==> flow/design.v <==
module TM_ALU (
    input  wire        clk,
    input  wire        reset,
    input  wire [7:0]  AvgTxLen,
    input  wire [7:0]  InstExed,
    input  wire [7:0]  CurTxLen,
    output wire [7:0]  AvgTxLen_new,
    output wire [7:0]  InstExed_new
);
    reg [15:0] mac_result;  
    reg [7:0]  inc_result;
    reg [15:0] mac_reg;     
    reg [7:0]  inc_reg;      
    reg [7:0]  AvgTxLen_reg;  
    always @(posedge clk) begin
        if (reset) begin
            mac_reg      <= 0;
            inc_reg      <= 0;
            AvgTxLen_reg <= 0;
        end else begin
            mac_result     <= AvgTxLen * InstExed;
            mac_reg      <= mac_result + CurTxLen;
            inc_result     <= InstExed + 1;
            inc_reg      <= inc_result;
            AvgTxLen_reg <= AvgTxLen;  
        end
    end
    reg [7:0] AvgTxLen_new_reg;
    always @(posedge clk) begin
        if (reset) begin
            AvgTxLen_new_reg <= 0;
        end else begin
            if (inc_reg == 0) begin  
                AvgTxLen_new_reg <= 0;
            end else begin
                AvgTxLen_new_reg <= mac_reg / inc_reg;
            end
        end
    end
    assign AvgTxLen_new  = AvgTxLen_new_reg;
    assign InstExed_new = (reset) ? 8'b0 : AvgTxLen_reg;  
endmodule
# Tool chain data of TM_ALU

Tool output for the design above, in the order of the flow.
Lines are those of the file above, counted from 1.
Library cell names are shortened.
The mark -- stands for no value.

Top: TM_ALU
Clock: clk
Standard-cell library: sky130hd
Library corner: tt_025C_1v80

# Word level

Yosys after proc, flatten, opt, wreduce and memory -nomap, before mapping. Enables and synchronous resets that opt folds into registers are not counted as muxes. Memory bits, and registers merged into a memory's read port (data or address), are not among the register bits. Print and check cells are not counted. Equal cells are merged and count once.

Bits in registers: 64
Input bits: 26
Output and inout bits: 16
Elaborated cells: 13

$add $sub $neg: 2
$mul: 1
Divide/modulo/power cells: 1
Mux-type cells: 1
Reduce/logical cells: 2

Operators with widths:

| cell                                 | number |
| divider 16 x 8 -> 16 bit             | 1 |
| multiplier 8 x 8 -> 16 bit           | 1 |
| adder 16 x 8 -> 16 bit               | 1 |
| adder 8 x 1 -> 8 bit with constant B | 1 |
| zero test 8 bit                      | 1 |
| 2-to-1 mux 8 bit                     | 1 |
| OR reduction 2 bit                   | 1 |

# Longest topological paths

Depth = most cells in a row (Yosys ltp): at word level without a register or memory, in the mapped netlist without a sequential cell, where the memories' decode and read muxes count.

Word-level depth: 2
ABC_AREA: 0
Gate-level depth with buffers: 157
Mapped depth without buffers: 148

# Synthesis result

Source: synth_stat.txt of the flow (Yosys; design flattened, memories mapped). It holds for the ABC_AREA given above (unset counts as 0); a run with the other value may have another netlist.
Totals and module areas in this step are rounded.

Cells in the netlist: 1,161
Cell area after synthesis: 9,683 um^2
Area of sequential cells: 1,521 um^2
Flip-flops: 64
Buffers: 38

Cells by type:

| cell type | number | total area (um^2) |
| ha_1      | 146    | 1.83E+03 |
| dfxtp_1   | 40     | 800.768 |
| fa_1      | 37     | 740.71 |
| edfxtp_1  | 24     | 720.691 |
| o21a_1    | 52     | 390.374 |
| inv_1     | 94     | 352.838 |
| nand2_1   | 91     | 341.578 |
| a21oi_1   | 59     | 295.283 |
| xnor2_1   | 33     | 289.027 |
| nor2_1    | 76     | 285.274 |
| xor2_1    | 29     | 253.994 |
| nor3_1    | 49     | 245.235 |
| o21ai_0   | 49     | 245.235 |
| nor2b_1   | 38     | 237.728 |
| and2_1    | 37     | 231.472 |
| mux2_2    | 16     | 180.173 |
| a21o_1    | 23     | 172.666 |
| mux2i_1   | 16     | 160.154 |

Other cell types: 68; their cells: 252.

# Path before layout

OpenSTA on the mapped netlist: ideal clock, no wires. The path of least setup slack (recovery checks aside). Input and output delay are each 20% of the period. Register names are those of the netlist, which keeps one name where synthesis merged equal registers.

Path type: reg2reg
Start: reg inc_reg[7]
End: reg AvgTxLen_new_reg[0]
Period: 30.0 ns
Setup time: 0.165 ns
Launch time at the first pin: 0.000 ns
Arrival: 29.817 ns
Required time: 29.835 ns
Path slack: 0.018 ns
Delay of the path: 29.982 ns
Stages: 147
Path buffers: 10
Period reached after synthesis: 29.982 ns

"delay of the path" is the arrival time less input delay plus setup time.
"stages" counts driving pins, that of a launching flip-flop among them; a cell with two outputs on the path counts twice.
"period reached after synthesis" is the clock period less the worst setup slack; recovery checks do not enter. This is arithmetic on one report: input and output delays are still those of the set period (20% each).
A register here has more assigning lines than the two given.

Cells stage by stage: dfxtp_1 buf_6 nor4_4 nand3_2 nor2_1 a21oi_1 a21oi_1 ha_1 or3_1 and3_1 a211o_1 and2_1 ha_1 a21oi_1 a2111o_1 o221a_2 or2_2 ha_1 [... 111 more ...] a21o_1 nor2b_1 nand3_1 or4_1 buf_6 mux2_4 ha_1 nor2b_1 o21ai_0 nand2b_1 a21oi_1 nor2b_1 o21ai_0 nand2b_1 a21oi_1 nand2_1 a2111oi_0 a41oi_1
Elaborated cells between the ends (all ways): 3
Source lines of those cells: 2
Classes of those cells: 1 x div; 2 x reduce/logical

Ends and longest elaborated chain, after synthesis:

| element            | line | text |
| start: declaration | 13   | `reg [7:0]  inc_reg;` |
| start: assignment  | 18   | `inc_reg      <= 0;` |
| start: assignment  | 24   | `inc_reg      <= inc_result;` |
| end: assignment    | 31   | `AvgTxLen_new_reg <= 0;` |
| end: assignment    | 36   | `AvgTxLen_new_reg <= mac_reg / inc_reg;` |
| end: declaration   | 28   | `reg [7:0] AvgTxLen_new_reg;` |

Chain of elaborated cells between the ends: none given.

# Timing after layout

Path of least setup slack in the final report of entry A (OpenROAD, finished layout, wires in). Where an end is a register, its clock arrival counts in the times.

Path type: reg2reg
Start: reg inc_reg[4]
End: reg AvgTxLen_new_reg[0]
Period: 16.3 ns
Setup time: 0.13 ns
Launch time at the first pin: 0.33 ns
Arrival: 26.67 ns
Required time: 16.52 ns
Path slack: -10.15 ns
Stages: 147
Path buffers: 22

A register here has more assigning lines than the two given.

Cells stage by stage: dfxtp_2 nor4_4 nand3_4 nor2_4 a21oi_2 a21oi_2 ha_4 or3_4 and3_4 a211o_1 and2_4 ha_4 o211ai_1 a2111o_1 o221a_4 or2_4 ha_4 o211ai_1 [... 111 more ...] buf_4 buf_4 buf_4 buf_4 buf_4 buf_4 buf_4 buf_4 buf_4 buf_4 buf_4 buf_4 buf_4 buf_4 buf_4 buf_4 o32ai_1 a41oi_1
Elaborated cells between the ends (all ways): 3
Source lines of those cells: 2
Classes of those cells: 1 x div; 2 x reduce/logical

Ends and longest elaborated chain, post-layout:

| element            | line | text |
| start: declaration | 13   | `reg [7:0]  inc_reg;` |
| start: assignment  | 18   | `inc_reg      <= 0;` |
| start: assignment  | 24   | `inc_reg      <= inc_result;` |
| end: assignment    | 31   | `AvgTxLen_new_reg <= 0;` |
| end: assignment    | 36   | `AvgTxLen_new_reg <= mac_reg / inc_reg;` |
| end: declaration   | 28   | `reg [7:0] AvgTxLen_new_reg;` |

Chain of elaborated cells between the ends: none given.

4 stored runs of TM_ALU in the flow (synthesis by Yosys, layout by OpenROAD, sky130hd cells), in arbitrary order. Constraints: input delay and output delay 20% of the set period each, output load 0.01 pF.
By "achieved period" is meant the clock period of the run minus its worst setup slack. This is arithmetic on one report: input and output delays are still those of the set period (20% each).
"worst setup path time" is the time allowed to the run's worst setup path (the clock period less input and output delay, where it has them) less its slack. Clock arrival times count: a late capture clock shortens it, a late launch clock lengthens it.
Results are given in rounded form.
Settings: n/a = not set for that run.
A result given as n/a is not shown for that run.

| item                                                     | entry A | entry B | entry C | entry D |
| CORE_UTILIZATION                                         | 40      | 19      | 67      | 67      |
| period_ns                                                | 16.3    | 40.7    | 51.9    | 51.9    |
| CAP_MARGIN                                               | 20      | 0       | 20      | 20      |
| CORE_MARGIN                                              | 2       | 7       | 5       | 5       |
| SLEW_MARGIN                                              | 20      | 25      | 20      | 20      |
| ABC_AREA                                                 | n/a     | 1       | n/a     | n/a     |
| CELL_PAD_IN_SITES_DETAIL_PLACEMENT                       | n/a     | 2       | n/a     | n/a     |
| CELL_PAD_IN_SITES_GLOBAL_PLACEMENT                       | n/a     | 2       | 1       | 2       |
| CORE_ASPECT_RATIO                                        | n/a     | 0.6     | 1.43    | n/a     |
| CTS_CLUSTER_DIAMETER                                     | n/a     | 98      | 322     | n/a     |
| SETUP_SLACK_MARGIN                                       | n/a     | -2.0    | 1.07    | 1.07    |
| CTS_CLUSTER_SIZE                                         | n/a     | n/a     | 19      | n/a     |
| GPL_TIMING_DRIVEN                                        | n/a     | n/a     | 1       | 0       |
| MAX_ROUTING_LAYER                                        | n/a     | n/a     | met4    | met4    |
| MIN_ROUTING_LAYER                                        | n/a     | n/a     | met2    | n/a     |
| PLACE_DENSITY                                            | n/a     | n/a     | 0.64    | 0.64    |
| TNS_END_PERCENT                                          | n/a     | n/a     | 15      | 15      |
| Yosys chip area after synthesis (um^2)                   | 9,683   | 9,953   | n/a     | n/a     |
| full die area (um^2)                                     | 25,470  | 59,200  | n/a     | n/a     |
| area of the standard cells in the finished layout (um^2) | 15,010  | 11,420  | n/a     | n/a     |
| final design utilization (%)                             | 63.6    | 22.2    | n/a     | n/a     |
| worst slack on setup checks (ns)                         | -10.15  | 10.32   | n/a     | n/a     |
| setup TNS (ns)                                           | -31.51  | 0.000   | n/a     | n/a     |
| post-route worst hold slack (ns)                         | 0.448   | 0.463   | n/a     | n/a     |
| achieved period (ns)                                     | 26.451  | 30.379  | n/a     | n/a     |
| worst setup path time (ns)                               | 26.45   | 30.38   | n/a     | n/a     |
| class of the worst setup path                            | reg2reg | reg2reg | n/a     | n/a     |

Entry C: not finished: placement ended with error GPL-0301
Entry D: not finished: placement ended with error GPL-0301
